==> flow/design.v <==
module PC(
	input CLK,
	input RST,
	input EN,
	input [15:0] NEXT,
	output reg [15:0] ADDR
);
always @(posedge CLK) begin
	if (RST)
		ADDR <= 16'd0;
	else if (EN)
		ADDR <= NEXT;
end
endmodule
module DECODER(
	input [15:0] COMMAND,
	output reg [3:0] CAL,
	output reg [1:0] MODE,
	output reg [7:0] IM,
	output reg [3:0] REG_A,
	output reg [3:0] REG_B,
	output reg [3:0] REG_O,
	output reg [1:0] REG_O_TYPE,
	output reg [1:0] JUMP_MODE,  
	output reg REG_WRITE,
	output reg [1:0] SEL,  
	output reg MEM_WRITE,
	output reg INOUT_FLAG
);
always @* begin
	CAL = 4'b0000;
	MODE = 2'b10;
	IM = 8'd0;
	REG_A = 4'd0;
	REG_B = 4'd0;
	REG_O = 4'd0;
	REG_O_TYPE = 2'b11;
	JUMP_MODE = 2'b11;
	REG_WRITE = 1'b0;
	SEL = 2'b00;
	MEM_WRITE = 1'b0;
	INOUT_FLAG = 1'b0;
	if (COMMAND[15] == 1) begin
		CAL[3] = 1'b0;
		CAL[2:0] = COMMAND[14:12];
		MODE = 2'b00;
		IM = COMMAND[7:0];
		REG_A = COMMAND[11:8];
		SEL = 2'b10;
		REG_WRITE = 1;
	end
	else if (COMMAND[14] == 1) begin
		CAL = COMMAND[13:10];
		if (COMMAND[9:8] == 2'b00) begin
			MODE = 2'b00;
			REG_A = COMMAND[7:4];
			REG_B = COMMAND[3:0];
			SEL = 2'b00;
			REG_WRITE = 1;
		end
		else if (COMMAND[9:8] == 2'b01) begin
			MODE = 2'b01;
			REG_A = COMMAND[7:4];
			REG_B = COMMAND[3:0];
			SEL = 2'b00;
			REG_WRITE = 0;
		end
		else if (COMMAND[9:8] == 2'b10) begin
			MODE = 2'b10;
			REG_O_TYPE = COMMAND[13:12];
			INOUT_FLAG = COMMAND[11];
			REG_O = COMMAND[7:4];
			REG_A = COMMAND[3:0];
			SEL = 2'b01;
			REG_WRITE = 1;
		end
		else begin
			MODE = 2'b11;
			REG_A = COMMAND[7:4];
			REG_B = COMMAND[3:0];
			SEL = 2'b00;
			REG_WRITE = COMMAND[10];
			MEM_WRITE = ~COMMAND[10];
		end
	end
	else if (COMMAND[12] == 1) begin
		if (COMMAND[7:4] == 4'b0000) begin
			CAL = 4'b0000;
			MODE = 2'b10;
			SEL = 2'b11;
			JUMP_MODE = COMMAND[9:8];
			if (COMMAND[3:0] == 4'b0000) begin
				REG_A = 4'd12;
				REG_B = 4'd13;
			end
			else begin
				REG_A = 4'd14;
				REG_B = 4'd15;
			end
			REG_WRITE = 0;
		end
		else if (COMMAND[7:4] == 4'b0001) begin
			CAL = 4'b1011;
			MODE = 2'b00;
			REG_A = COMMAND[3:0];
			IM = 8'b00000000;
			SEL = 2'b10;
			REG_WRITE = 1;
		end
		else if (COMMAND[7:4] == 4'b0010) begin
			CAL = 4'b0000;
			MODE = 2'b10;
			REG_O_TYPE = 2'b10;
			REG_O = COMMAND[3:0];
			SEL = 2'b01;
			REG_WRITE = 0;
			JUMP_MODE = 2'b10;
		end
	end
end
endmodule
module REG_DC (
	input CLK,
	input EN,
	input [127:0] REG_R,
	input [1:0] SEL,
	input [3:0] REG_A_ADDR,
	input [3:0] REG_B_ADDR,
	input [3:0] REG_O_ADDR,
	input [7:0] IM,
	output reg [7:0] REG_A,
	output reg [7:0] REG_B
 );
 wire [7:0] REG_A_VALUE = REG_R[REG_A_ADDR*8 +: 8];
 wire [7:0] REG_B_VALUE = REG_R[REG_B_ADDR*8 +: 8];
 always @(posedge CLK) begin
	if (EN) begin
		case (SEL)
			2'b00: begin
				REG_A <= REG_A_VALUE;
				REG_B <= REG_B_VALUE;
			end
			2'b01: begin
				REG_A <= {4'b0000, REG_O_ADDR};
				REG_B <= 8'd0;
			end
			2'b10: begin
				REG_A <= REG_A_VALUE;
				REG_B <= IM;
			end
			2'b11: begin
				REG_A <= {4'b0000, REG_B_ADDR};
				REG_B <= 8'd0;
			end
		endcase
	end
 end
 endmodule
module ALU(
	input CLK,
	input RST,
	input EN,
	input KILL,
	input [7:0] IN_A,
	input [7:0] IN_B,
	input [3:0] CAL,
	input [1:0] MODE,
	output [7:0] OUT,
	output C_OUT,
	output reg F_OUT
);
reg [8:0] RESULT;
assign C_OUT = RESULT[8];
assign OUT = RESULT[7:0];
wire C_IN = RESULT[8];
always @(posedge CLK) begin
	if (RST) begin
		RESULT <= 9'd0;
		F_OUT <= 1'b0;
	end
	else if (EN) begin
		if (KILL) begin
			RESULT <= 9'd0;
			F_OUT <= 1'b0;
		end
		else begin
			case (MODE)
				2'b00: begin
					case (CAL)
						4'b0000: RESULT <= IN_A + IN_B;
						4'b0001: RESULT <= IN_A - IN_B;
						4'b0010: RESULT <= $signed(IN_A) * $signed(IN_B);
						4'b0011: RESULT <= IN_A << IN_B;
						4'b0100: RESULT <= IN_A >> IN_B;
						4'b0101: RESULT <= IN_A & IN_B;
						4'b0110: RESULT <= IN_A | IN_B;
						4'b0111: RESULT <= IN_A ^ IN_B;
						4'b1000: RESULT <= $unsigned(IN_A) * $unsigned(IN_B);
						4'b1001: RESULT <= IN_A + IN_B + C_IN;
						4'b1010: RESULT <= IN_A - IN_B - C_IN;
						4'b1011: RESULT <= ~IN_A;
						default: RESULT <= 9'b000000000;
					endcase
					F_OUT <= 0;
				end
				2'b01: begin
					case (CAL)
						4'b0000: F_OUT <= IN_A == IN_B;
						4'b0001: F_OUT <= IN_A != IN_B;
						4'b0010: F_OUT <= IN_A < IN_B;
						4'b0011: F_OUT <= IN_A > IN_B;
						4'b0100: F_OUT <= IN_A <= IN_B;
						4'b0101: F_OUT <= IN_A >= IN_B;
						default: F_OUT <= 0;
					endcase
					RESULT <= 9'b000000000;
				end
				default: begin
					F_OUT <= 0;
					RESULT <= {1'b0, IN_A};
				end
			endcase
		end
	end
end
endmodule
module MEM(
	input CLK,
	input EN,
	input KILL,
	input [7:0] REG_A,
	input [7:0] REG_B,
	input [7:0] ADDR,
	input [1:0] MODE,
	input MEM_WRITE,
	output reg [7:0] Q
);
reg [7:0] MEM [255:0];
always @(posedge CLK) begin
	if (EN) begin
		if (MODE == 2'b11) begin
			if (MEM_WRITE) begin
				if (!KILL)
					MEM[REG_B] <= REG_A;
			end
			else
				Q <= MEM[REG_B];
		end
		else
			Q <= ADDR;
	end
end
endmodule
module REG_WB(
	input CLK,
	input RST,
	input EN,
	input REG_WRITE,
	input F_FLAG,
	input INOUT_FLAG,
	input [7:0] INT_FLAG_OUT,
	input [15:0] PC,
	input [3:0] REG_A_ADDR,
	input [1:0] MODE,
	input [1:0] JUMP_MODE,
	input [1:0] REG_O_TYPE,
	input [7:0] DATA,
	input [31:0] INPUT,
	output reg [15:0] NEXT,
	output [127:0] REG_R_OUT,
	output [63:0] REG_IO_OUT,
	output [63:0] REG_INT_FLAG_OUT,
	output INT_PROCESS
);
reg [7:0]  REG_R  [15:0];
reg [7:0]  REG_IO [7:0];
reg [23:0] REG_INT [7:0];
reg INT_FLAG;
reg [15:0] INT_PREV_PC;
assign INT_PROCESS = INT_FLAG;
genvar g;
generate
	for (g = 0; g < 16; g = g + 1) begin : gen_r
		assign REG_R_OUT[g*8 +: 8] = REG_R[g];
	end
	for (g = 0; g < 8; g = g + 1) begin : gen_io
		assign REG_IO_OUT[g*8 +: 8] = REG_IO[g];
		assign REG_INT_FLAG_OUT[g*8 +: 8] = REG_INT[g][23:16];
	end
endgenerate
wire [7:0] IO_READ = DATA[2] ? INPUT[DATA[1:0]*8 +: 8] : REG_IO[DATA[2:0]];
integer i;
always @(posedge CLK) begin
	if (RST) begin
		NEXT <= 16'd0;
		INT_FLAG <= 1'b0;
		INT_PREV_PC <= 16'd0;
		for (i = 0; i < 16; i = i + 1)
			REG_R[i] <= 8'd0;
		for (i = 0; i < 8; i = i + 1) begin
			REG_IO[i] <= 8'd0;
			REG_INT[i] <= 24'd0;
		end
	end
	else if (EN) begin
		if ((INT_FLAG_OUT != 8'b0) & !INT_FLAG) begin
			INT_FLAG <= 1;
			if (INT_FLAG_OUT[0])
				NEXT <= REG_INT[0][15:0];
			else if (INT_FLAG_OUT[1])
				NEXT <= REG_INT[1][15:0];
			else if (INT_FLAG_OUT[2])
				NEXT <= REG_INT[2][15:0];
			else if (INT_FLAG_OUT[3])
				NEXT <= REG_INT[3][15:0];
			else if (INT_FLAG_OUT[4])
				NEXT <= REG_INT[4][15:0];
			else if (INT_FLAG_OUT[5])
				NEXT <= REG_INT[5][15:0];
			else if (INT_FLAG_OUT[6])
				NEXT <= REG_INT[6][15:0];
			else
				NEXT <= REG_INT[7][15:0];
			INT_PREV_PC <= PC;
		end
		else if (REG_WRITE) begin
			case (MODE)
				2'b00: REG_R[REG_A_ADDR] <= DATA;
				2'b11: REG_R[REG_A_ADDR] <= DATA;
				2'b10: begin
					REG_IO[4] <= INPUT[7:0];
					REG_IO[5] <= INPUT[15:8];
					REG_IO[6] <= INPUT[23:16];
					REG_IO[7] <= INPUT[31:24];
					case (REG_O_TYPE)
						2'b00: begin
							if (INOUT_FLAG)
								REG_R[REG_A_ADDR] <= IO_READ;
							else
								REG_IO[DATA[2:0]] <= REG_R[REG_A_ADDR];
						end
						2'b01: begin
							if (REG_A_ADDR == 4'd0) begin
								REG_INT[DATA[2:0]][15:8] <= REG_R[12];
								REG_INT[DATA[2:0]][7:0] <= REG_R[13];
							end
							else begin
								REG_INT[DATA[2:0]][15:8] <= REG_R[14];
								REG_INT[DATA[2:0]][7:0] <= REG_R[15];
							end
						end
						2'b10: REG_INT[DATA[2:0]][23:16] <= REG_R[REG_A_ADDR];
						default: ;
					endcase
				end
				default: ;
			endcase
			NEXT <= PC + 16'b1;
		end
		else begin
			case (JUMP_MODE)
				2'b00: begin
					NEXT[15:8] <= REG_R[REG_A_ADDR];
					NEXT[7:0] <= REG_R[DATA[3:0]];
				end
				2'b01: begin
					if (F_FLAG) begin
						NEXT[15:8] <= REG_R[REG_A_ADDR];
						NEXT[7:0] <= REG_R[DATA[3:0]];
					end
					else
						NEXT <= PC + 16'b1;
				end
				2'b10: begin
					NEXT <= INT_PREV_PC;
					INT_FLAG <= 0;
				end
				default: NEXT <= PC + 16'b1;
			endcase
		end
	end
end
endmodule
module INPUT_INT(
	input CLK,
	input RST,
	input EN,
	input [7:0] INPUT,
	input [7:0] REG_INT,
	output reg INT_FLAG
);
reg [7:0] PREV_INPUT;
always @(posedge CLK) begin
	if (RST) begin
		INT_FLAG <= 1'b0;
		PREV_INPUT <= 8'd0;
	end
	else if (EN) begin
		if (REG_INT[1:0] == 2'b01)
			INT_FLAG <= |(~PREV_INPUT & INPUT);
		else if (REG_INT[1:0] == 2'b11)
			INT_FLAG <= |(PREV_INPUT & ~INPUT);
		else
			INT_FLAG <= 0;
		PREV_INPUT <= INPUT;
	end
end
endmodule
module TIMER_INT(
	input CLK,
	input RST,
	input EN,
	input [7:0] REG_INT,
	output reg INT_FLAG
);
reg [5:0] TIMER_COUNT;
reg [9:0] CNT;
wire CLK_TIMER = CNT == 10'd999;
always @(posedge CLK) begin
	if (RST) begin
		INT_FLAG <= 1'b0;
		TIMER_COUNT <= 6'd0;
		CNT <= 10'd0;
	end
	else if (EN) begin
		if (REG_INT[0] & (REG_INT[7:2] == TIMER_COUNT) & CLK_TIMER) begin
			INT_FLAG <= 1;
			TIMER_COUNT <= 6'b0;
		end
		else if (CLK_TIMER) begin
			TIMER_COUNT <= TIMER_COUNT + 6'b1;
		end
		else
			INT_FLAG <= 0;
		if (CNT == 10'd999)
			CNT <= 10'd0;
		else
			CNT <= CNT + 10'd1;
	end
end
endmodule
module AYUMU(
	input CLK,
	input RST,
	input [31:0] INPUT,
	output [31:0] OUTPUT,
	output [15:0] IADDR,
	input [15:0] IDATA
);
reg [4:0] CLKS;
always @(posedge CLK) begin
	if (RST)
		CLKS <= 5'b00001;
	else begin
		case (CLKS)
			5'b00001: CLKS <= 5'b00010;
			5'b00010: CLKS <= 5'b00100;
			5'b00100: CLKS <= 5'b01000;
			5'b01000: CLKS <= 5'b10000;
			5'b10000: CLKS <= 5'b00001;
			default: CLKS <= 5'b00001;
		endcase
	end
end
wire EN_DC  = CLKS[0];
wire EN_EX  = CLKS[1];
wire EN_MEM = CLKS[2];
wire EN_WB  = CLKS[3];
wire EN_FT  = CLKS[4];
reg F_FLAG;
always @(posedge CLK) begin
	if (RST)
		F_FLAG <= 1'b0;
	else if (EN_EX)
		F_FLAG <= F_OUT;
end
wire [15:0] NEXT;
wire [15:0] ADDR;
wire [15:0] COMMAND;
wire [3:0] CAL;
wire [1:0] MODE;
wire [7:0] IM;
wire [3:0] REG_A_ADDR;
wire [3:0] REG_B_ADDR;
wire [3:0] REG_O_ADDR;
wire [1:0] REG_O_TYPE;
wire [1:0] JUMP_MODE;
wire REG_WRITE;
wire [1:0] SEL;
wire MEM_WRITE;
wire INOUT_FLAG;
wire [127:0] REG_R;
wire [63:0] REG_IO;
wire [63:0] REG_INT;
wire [7:0] REG_A;
wire [7:0] REG_B;
wire [7:0] INT_FLAG_OUT;
wire [7:0] ALU_OUT;
wire C_OUT;
wire F_OUT;
wire [7:0] DATA;
wire INT_PROCESS;
wire INT_TAKE = (INT_FLAG_OUT != 8'b0) & !INT_PROCESS;
assign OUTPUT[31:0] = REG_IO[31:0];
assign IADDR = ADDR;
assign COMMAND = IDATA;
PC PC(.CLK(CLK), .RST(RST), .EN(EN_FT), .NEXT(NEXT), .ADDR(ADDR));
DECODER DECODER(.COMMAND(COMMAND), .CAL(CAL), .MODE(MODE), .IM(IM), .REG_A(REG_A_ADDR), .REG_B(REG_B_ADDR),
															 .REG_O(REG_O_ADDR), .REG_O_TYPE(REG_O_TYPE), .JUMP_MODE(JUMP_MODE), .REG_WRITE(REG_WRITE),
															 .SEL(SEL), .MEM_WRITE(MEM_WRITE), .INOUT_FLAG(INOUT_FLAG));
REG_DC REG_DC(.CLK(CLK), .EN(EN_DC), .REG_R(REG_R), .SEL(SEL), .REG_A_ADDR(REG_A_ADDR),
													.REG_B_ADDR(REG_B_ADDR), .REG_O_ADDR(REG_O_ADDR), .IM(IM), .REG_A(REG_A), .REG_B(REG_B));
ALU ALU(.CLK(CLK), .RST(RST), .EN(EN_EX), .KILL(INT_TAKE), .IN_A(REG_A), .IN_B(REG_B), .CAL(CAL), .MODE(MODE), .OUT(ALU_OUT), .C_OUT(C_OUT), .F_OUT(F_OUT));
MEM MEM(.CLK(CLK), .EN(EN_MEM), .KILL(INT_TAKE), .REG_A(REG_A), .REG_B(REG_B), .ADDR(ALU_OUT), .MODE(MODE), .MEM_WRITE(MEM_WRITE), .Q(DATA));
REG_WB REG_WB(.CLK(CLK), .RST(RST), .EN(EN_WB), .REG_WRITE(REG_WRITE), .F_FLAG(F_FLAG), .INOUT_FLAG(INOUT_FLAG), .INT_FLAG_OUT(INT_FLAG_OUT), .PC(ADDR), .REG_A_ADDR(REG_A_ADDR), .MODE(MODE),
													  .JUMP_MODE(JUMP_MODE), .REG_O_TYPE(REG_O_TYPE), .DATA(DATA), .INPUT(INPUT), .NEXT(NEXT), .REG_R_OUT(REG_R), .REG_IO_OUT(REG_IO), .REG_INT_FLAG_OUT(REG_INT), .INT_PROCESS(INT_PROCESS));
INPUT_INT INPUT_0(.CLK(CLK), .RST(RST), .EN(EN_WB), .INPUT(INPUT[7:0]), .REG_INT(REG_INT[7:0]), .INT_FLAG(INT_FLAG_OUT[0]));
INPUT_INT INPUT_1(.CLK(CLK), .RST(RST), .EN(EN_WB), .INPUT(INPUT[15:8]), .REG_INT(REG_INT[15:8]), .INT_FLAG(INT_FLAG_OUT[1]));
INPUT_INT INPUT_2(.CLK(CLK), .RST(RST), .EN(EN_WB), .INPUT(INPUT[23:16]), .REG_INT(REG_INT[23:16]), .INT_FLAG(INT_FLAG_OUT[2]));
INPUT_INT INPUT_3(.CLK(CLK), .RST(RST), .EN(EN_WB), .INPUT(INPUT[31:24]), .REG_INT(REG_INT[31:24]), .INT_FLAG(INT_FLAG_OUT[3]));
TIMER_INT TIMER_0 (.CLK(CLK), .RST(RST), .EN(EN_WB), .REG_INT(REG_INT[39:32]), .INT_FLAG(INT_FLAG_OUT[4]));
TIMER_INT TIMER_1 (.CLK(CLK), .RST(RST), .EN(EN_WB), .REG_INT(REG_INT[47:40]), .INT_FLAG(INT_FLAG_OUT[5]));
TIMER_INT TIMER_2 (.CLK(CLK), .RST(RST), .EN(EN_WB), .REG_INT(REG_INT[55:48]), .INT_FLAG(INT_FLAG_OUT[6]));
TIMER_INT TIMER_3 (.CLK(CLK), .RST(RST), .EN(EN_WB), .REG_INT(REG_INT[63:56]), .INT_FLAG(INT_FLAG_OUT[7]));
endmodule
# Step by step through the tools: AYUMU
# Each step is given for the RTL above and for the edited RTL.
# Lines under "before" count in the file above, lines under "after" in the edited file.
# "change": "after" minus "before" as printed here. "change_rel_pct": 100 x difference / "before".
# A cell with - has no value.
# setup
design	AYUMU
clock	CLK
library	sky130hd
pvt_corner	tt_025C_1v80

# The edit
# The edit as a unified diff against the file above.
# The edited RTL no longer does the same as the RTL above: the edit was made by script, with no optimisation intended.
# begin of diff
@@ -208,5 +208,5 @@
 						4'b0000: F_OUT <= IN_A == IN_B;
 						4'b0001: F_OUT <= IN_A != IN_B;
-						4'b0010: F_OUT <= IN_A < IN_B;
+						4'b0010: F_OUT <= IN_A == IN_B;
 						4'b0011: F_OUT <= IN_A > IN_B;
 						4'b0100: F_OUT <= IN_A <= IN_B;
# end of diff

# Word level
# Source: Yosys, flattened and elaborated, memories not mapped. Widths are those after wreduce. Print and check cells do not count.
# Memory sizes are those after Yosys's memory passes, which may raise the word count (mostly to a power of two), join words into wider ones and drop unused or constant bits.
# op_classes
element	before	after	change	change_rel_pct
addsub	13	13	0	0.00
mul	2	2	0	0.00
cmp	4	3	-1	-25.00
equal	53	53	0	0.00
shift	5	5	0	0.00
n_mux	302	302	0	0.00
n_logic	36	36	0	0.00
reduce_and_logical	37	38	1	2.70
# op_table
op	before	after	change	change_rel_pct
OR reduction 2 bit	2	3	1	50.00
< comparator 8 bit	1	0	-1	-100.00
case mux 1 bit (select 6 bit)	1	0	-1	-100.00
case mux 1 bit (select 5 bit)	0	1	1	-
two-way mux 1 bit	98	98	0	0.00
two-way mux 8 bit	82	82	0	0.00
two-way mux 24 bit	34	34	0	0.00
two-way mux 4 bit	29	29	0	0.00
two-way mux 2 bit	28	28	0	0.00
== test 2 bit (second input constant)	11	11	0	0.00
AND reduction 2 bit	10	10	0	0.00
bitwise AND 1 bit	9	9	0	0.00
bitwise AND 8 bit	9	9	0	0.00
== test 2 x 1 -> 1 bit (second input constant)	9	9	0	0.00
two-way mux 3 bit	9	9	0	0.00
two-way mux 6 bit	8	8	0	0.00
NOT 8 bit	8	8	0	0.00
OR reduction 8 bit	8	8	0	0.00
OR 1 bit	6	6	0	0.00
logical NOT 2 bit	5	5	0	0.00
!= test 2 x 1 -> 1 bit (second input constant)	5	5	0	0.00
nonzero test 2 bit	5	5	0	0.00
adder 10 x 1 -> 10 bit (second input constant)	4	4	0	0.00
adder 6 x 1 -> 6 bit (second input constant)	4	4	0	0.00
== test 10 bit (second input constant)	4	4	0	0.00
== test 4 x 3 -> 1 bit (second input constant)	4	4	0	0.00
== test 4 bit (second input constant)	4	4	0	0.00
== test 6 bit	4	4	0	0.00
# The list need not be complete.
# word_totals
element	before	after	change	change_rel_pct
register_bits	193	193	0	0.00
ramBits	2432	2432	0	0.00
n_memories	4	4	0	0.00
in_bits	50	50	0	0.00
out_inout_bits	48	48	0	0.00
elab_cells	488	488	0	0.00

# Longest topological paths
# Longest topological path by Yosys (ltp), each cell counted once; first at word level (registers and memories cut), then after technology mapping (sequential cells cut; the memories' decode and read muxes count).
# depth
element	before	after	change	change_rel_pct
depth_word	15	15	0	0.00
ABC_AREA	0	0	-	-
depth_mapped	20	20	0	0.00
mapped_depth_nobuf	18	18	0	0.00

# Netlist
# Yosys stat after the flow's synthesis: flattened, memories mapped to cells. It holds for the ABC_AREA given above (unset counts as 0); a run with the other value may have another netlist.
# types
cell_type	before	after	change	change_rel_pct
sky130_fd_sc_hd__nand2_1	264	403	139	52.65
sky130_fd_sc_hd__mux2i_1	312	184	-128	-41.03
sky130_fd_sc_hd__mux4_2	676	597	-79	-11.69
sky130_fd_sc_hd__clkbuf_1	175	250	75	42.86
sky130_fd_sc_hd__o21ai_0	91	154	63	69.23
sky130_fd_sc_hd__a22oi_1	30	87	57	190.00
sky130_fd_sc_hd__buf_6	49	6	-43	-87.76
sky130_fd_sc_hd__nand4_1	49	88	39	79.59
sky130_fd_sc_hd__a21oi_1	173	211	38	21.97
sky130_fd_sc_hd__a221oi_1	19	57	38	200.00
sky130_fd_sc_hd__mux2_2	37	68	31	83.78
sky130_fd_sc_hd__buf_2	79	107	28	35.44
sky130_fd_sc_hd__o21ai_1	30	6	-24	-80.00
sky130_fd_sc_hd__nor2_1	860	837	-23	-2.67
sky130_fd_sc_hd__o211ai_1	17	38	21	123.53
sky130_fd_sc_hd__a32oi_1	2	23	21	1050.00
sky130_fd_sc_hd__nand2b_1	57	76	19	33.33
sky130_fd_sc_hd__nor3_1	50	69	19	38.00
# The list need not be complete.
# mapped
element	before	after	change	change_rel_pct
stdcells	6659	7000	341	5.12
mapped_area_um2	112684.3	112108.8	-575.5	-0.51
seqArea_um2	76533.4	76533.4	0.0	0.00
flip_flops	2609	2609	0	0.00
buffers	402	440	38	9.45
# By module: a second synthesis without flattening, with its own total; a netlist apart from the flattened one above.
# unflattened
element	before	after	change	change_rel_pct
hier_cells	7182	7183	1	0.01
hier_area_um2	114767.6	114783.8	16.2	0.01
# Rows give one instance, submodules left out.
# modules_before
module	instances	cells	mod_area_um2	mod_seq_area_um2
MEM	1	3773	79834.1	61739.2
REG_WB	1	1746	20548.5	12191.7
ALU	1	660	4987.3	200.2
TIMER_INT	4	95	850.8	340.3
REG_DC	1	256	2778.9	480.5
INPUT_INT	4	49	450.4	180.2
DECODER	1	97	590.6	0.0
PC	1	52	580.6	320.3
AYUMU	1	22	242.7	120.1
# modules_after
module	instances	cells	mod_area_um2	mod_seq_area_um2
MEM	1	3773	79834.1	61739.2
REG_WB	1	1746	20548.5	12191.7
ALU	1	661	5003.5	200.2
TIMER_INT	4	95	850.8	340.3
REG_DC	1	256	2778.9	480.5
INPUT_INT	4	49	450.4	180.2
DECODER	1	97	590.6	0.0
PC	1	52	580.6	320.3
AYUMU	1	22	242.7	120.1

# Worst setup path after synthesis
# Path of least setup slack by OpenSTA after synthesis, without wires, with an ideal clock, recovery checks aside; 20% of the period is set as input and as output delay. Where synthesis merged equal registers, the netlist keeps one of their names.
# synth_path
element	before	after	change	change_rel_pct
path_type	register to register	register to register	-	-
start	reg REG_DC.REG_A[1]	reg REG_DC.REG_A[6]	-	-
end	reg ALU.RESULT[8]	reg ALU.RESULT[8]	-	-
clock_period_ps	10000	10000	0	0.00
setup_time_ps	81	147	66	-
t_first_pin_ps	0	0	0	-
arrival_time_ps	8086	7516	-570	-7.05
required_time_ps	9919	9853	-66	-0.67
setup_slack_ps	1833	2337	504	-
delay_ps	8167	7663	-504	-6.17
path_stages	17	19	2	11.76
synth_period_reached_ps	8167	7663	-504	-6.17
# "delay_ps" = arrival - input delay + setup time.
# "path_stages": output pins that drive a net of the path, with the launching flip-flop's if there is one; two outputs of one cell count as two.
# "synth_period_reached_ps" is the clock period less the worst setup slack; recovery checks do not enter. This is arithmetic on one report: input and output delays are still those of the set period (20% each).
# At most two assigning lines are given for a register; there are more.
# synth_via_before
cell_sequence	sky130_fd_sc_hd__edfxtp_1 > sky130_fd_sc_hd__inv_1 > sky130_fd_sc_hd__nor2_1 > sky130_fd_sc_hd__inv_1 > sky130_fd_sc_hd__fa_1 > sky130_fd_sc_hd__fa_1 > sky130_fd_sc_hd__fa_1 > sky130_fd_sc_hd__fa_1 > sky130_fd_sc_hd__inv_1 > sky130_fd_sc_hd__ha_1 > sky130_fd_sc_hd__a21oi_1 > sky130_fd_sc_hd__xnor2_1 > sky130_fd_sc_hd__xnor2_1 > sky130_fd_sc_hd__xnor2_1 > sky130_fd_sc_hd__a31oi_1 > sky130_fd_sc_hd__o221a_2 > sky130_fd_sc_hd__a41oi_1
# synth_lines_before
element	line_no	text
from (decl)	131	output reg [7:0] REG_A,
from (assign)	144	REG_A <= {4'b0000, REG_O_ADDR};
from (assign)	152	REG_A <= {4'b0000, REG_B_ADDR};
to (assign)	190	4'b0000: RESULT <= IN_A + IN_B;
to (assign)	191	4'b0001: RESULT <= IN_A - IN_B;
to (decl)	172	reg [8:0] RESULT;
# before: No chain of elaborated cells between the ends is given.
# synth_via_after
cell_sequence	sky130_fd_sc_hd__edfxtp_1 > sky130_fd_sc_hd__inv_1 > sky130_fd_sc_hd__nor2_1 > sky130_fd_sc_hd__inv_1 > sky130_fd_sc_hd__fa_1 > sky130_fd_sc_hd__inv_1 > sky130_fd_sc_hd__fa_1 > sky130_fd_sc_hd__inv_1 > sky130_fd_sc_hd__fa_1 > sky130_fd_sc_hd__fa_1 > sky130_fd_sc_hd__inv_1 > sky130_fd_sc_hd__ha_1 > sky130_fd_sc_hd__a21oi_1 > sky130_fd_sc_hd__xnor2_1 > sky130_fd_sc_hd__xnor2_1 > sky130_fd_sc_hd__xnor2_1 > sky130_fd_sc_hd__o2111ai_1 > sky130_fd_sc_hd__nor3_1 > sky130_fd_sc_hd__a221oi_1
# synth_lines_after
element	line_no	text
from (decl)	131	output reg [7:0] REG_A,
from (assign)	144	REG_A <= {4'b0000, REG_O_ADDR};
from (assign)	152	REG_A <= {4'b0000, REG_B_ADDR};
to (assign)	190	4'b0000: RESULT <= IN_A + IN_B;
to (assign)	191	4'b0001: RESULT <= IN_A - IN_B;
to (decl)	172	reg [8:0] RESULT;
# after: No chain of elaborated cells between the ends is given.

# Timing after layout
# From the final timing report of each run of set A: the path of least setup slack in the routed layout; clock arrival at registers is part of the times.
# The path's times are printed in steps of 10 ps; the period is the one set.
# layout_path
element	before	after	change	change_rel_pct
path_type	input to register	input to register	-	-
start	in IDATA[14]	in IDATA[8]	-	-
end	mem MEM.MEM[64][6]	mem MEM.MEM[60][2]	-	-
clock_period_ps	10000	10000	0	0.00
setup_time_ps	370	360	-10	-
t_first_pin_ps	2000	2000	0	0.00
arrival_time_ps	7200	6610	-590	-8.19
required_time_ps	10470	10470	0	0.00
setup_slack_ps	3270	3860	590	-
path_stages	7	8	1	14.29
# Between the ends stands the longest chain of elaborated cells between them, by number of cells; it is not shown to be the way that was timed. Of several equally long chains one is given.
# A line is the first line of the expression or statement that the cell stems from. Yosys adds cells for indexed reads and writes and turns some case tables into memories.
# before: Only ways into the end's enable, where the timed path ends, are counted here.
# layout_via_before
cell_sequence	sky130_fd_sc_hd__clkdlybuf4s50_1 > sky130_fd_sc_hd__nor2b_1 > sky130_fd_sc_hd__nand3_1 > sky130_fd_sc_hd__nor3b_1 > sky130_fd_sc_hd__and3_2 > sky130_fd_sc_hd__nand3_1 > sky130_fd_sc_hd__nor2_1
elab_chain_cells	5
# layout_lines_before
element	line_no	text
from (decl)	448	input [15:0] IDATA
two-way mux 1 bit	52	else if (COMMAND[14] == 1) begin
two-way mux 1 bit	43	if (COMMAND[15] == 1) begin
two-way mux 8 bit	242	if (MEM_WRITE) begin
two-way mux 8 bit	241	if (MODE == 2'b11) begin
two-way mux 8 bit	240	if (EN) begin
to (decl)	238	reg [7:0] MEM [255:0];
# after: Only ways into the end's enable, where the timed path ends, are counted here.
# layout_via_after
cell_sequence	sky130_fd_sc_hd__clkdlybuf4s50_1 > sky130_fd_sc_hd__inv_1 > sky130_fd_sc_hd__or3_1 > sky130_fd_sc_hd__nor4b_4 > sky130_fd_sc_hd__buf_4 > sky130_fd_sc_hd__nand4_1 > sky130_fd_sc_hd__buf_4 > sky130_fd_sc_hd__nor2_1
elab_chain_cells	9
# layout_lines_after
element	line_no	text
from (decl)	448	input [15:0] IDATA
== test 2 bit	68	else if (COMMAND[9:8] == 2'b10) begin
two-way mux 1 bit	68
two-way mux 1 bit	61	else if (COMMAND[9:8] == 2'b01) begin
two-way mux 1 bit	54	if (COMMAND[9:8] == 2'b00) begin
two-way mux 1 bit	52	else if (COMMAND[14] == 1) begin
two-way mux 1 bit	43	if (COMMAND[15] == 1) begin
two-way mux 8 bit	242	if (MEM_WRITE) begin
two-way mux 8 bit	241	if (MODE == 2'b11) begin
two-way mux 8 bit	240	if (EN) begin
to (decl)	238	reg [7:0] MEM [255:0];

# Layout results
# Runs of the flow (Yosys, OpenROAD) on both versions; the two runs of a pair have the same settings. The constraints put input and output delay at 20% of the set period each and load the outputs with 0.01 pF.
# flow_settings_set_A
CORE_UTILIZATION	40
period_ns	10.0
CAP_MARGIN	20
CORE_MARGIN	2
SLEW_MARGIN	20
# results_set_A
element	before	after	change	change_rel_pct
synthArea_um2	112684.3	112108.8	-575.5	-0.51
die_area_um2	285974.0	284521.0	-1453.0	-0.51
cell_area_final_um2	126439.0	125976.0	-463.0	-0.37
final_util_pct	45.2	45.1	-0.1	-
setup_ws_ps	3272	3858	586	-
total_negative_slack_ps	0	0	0	-
worst_hold_slack_ps	457	459	2	-
power_uw	28250	28458	208	0.74
achievedPeriod_ps	6728	6142	-586	-8.71
# "achievedPeriod_ps" means the clock period less the worst setup slack. The figure is calculated, with input and output delays left at 20% of the set period.
# "power_uw" rests on the timing tool's default activity at the inputs, not on a simulated workload.
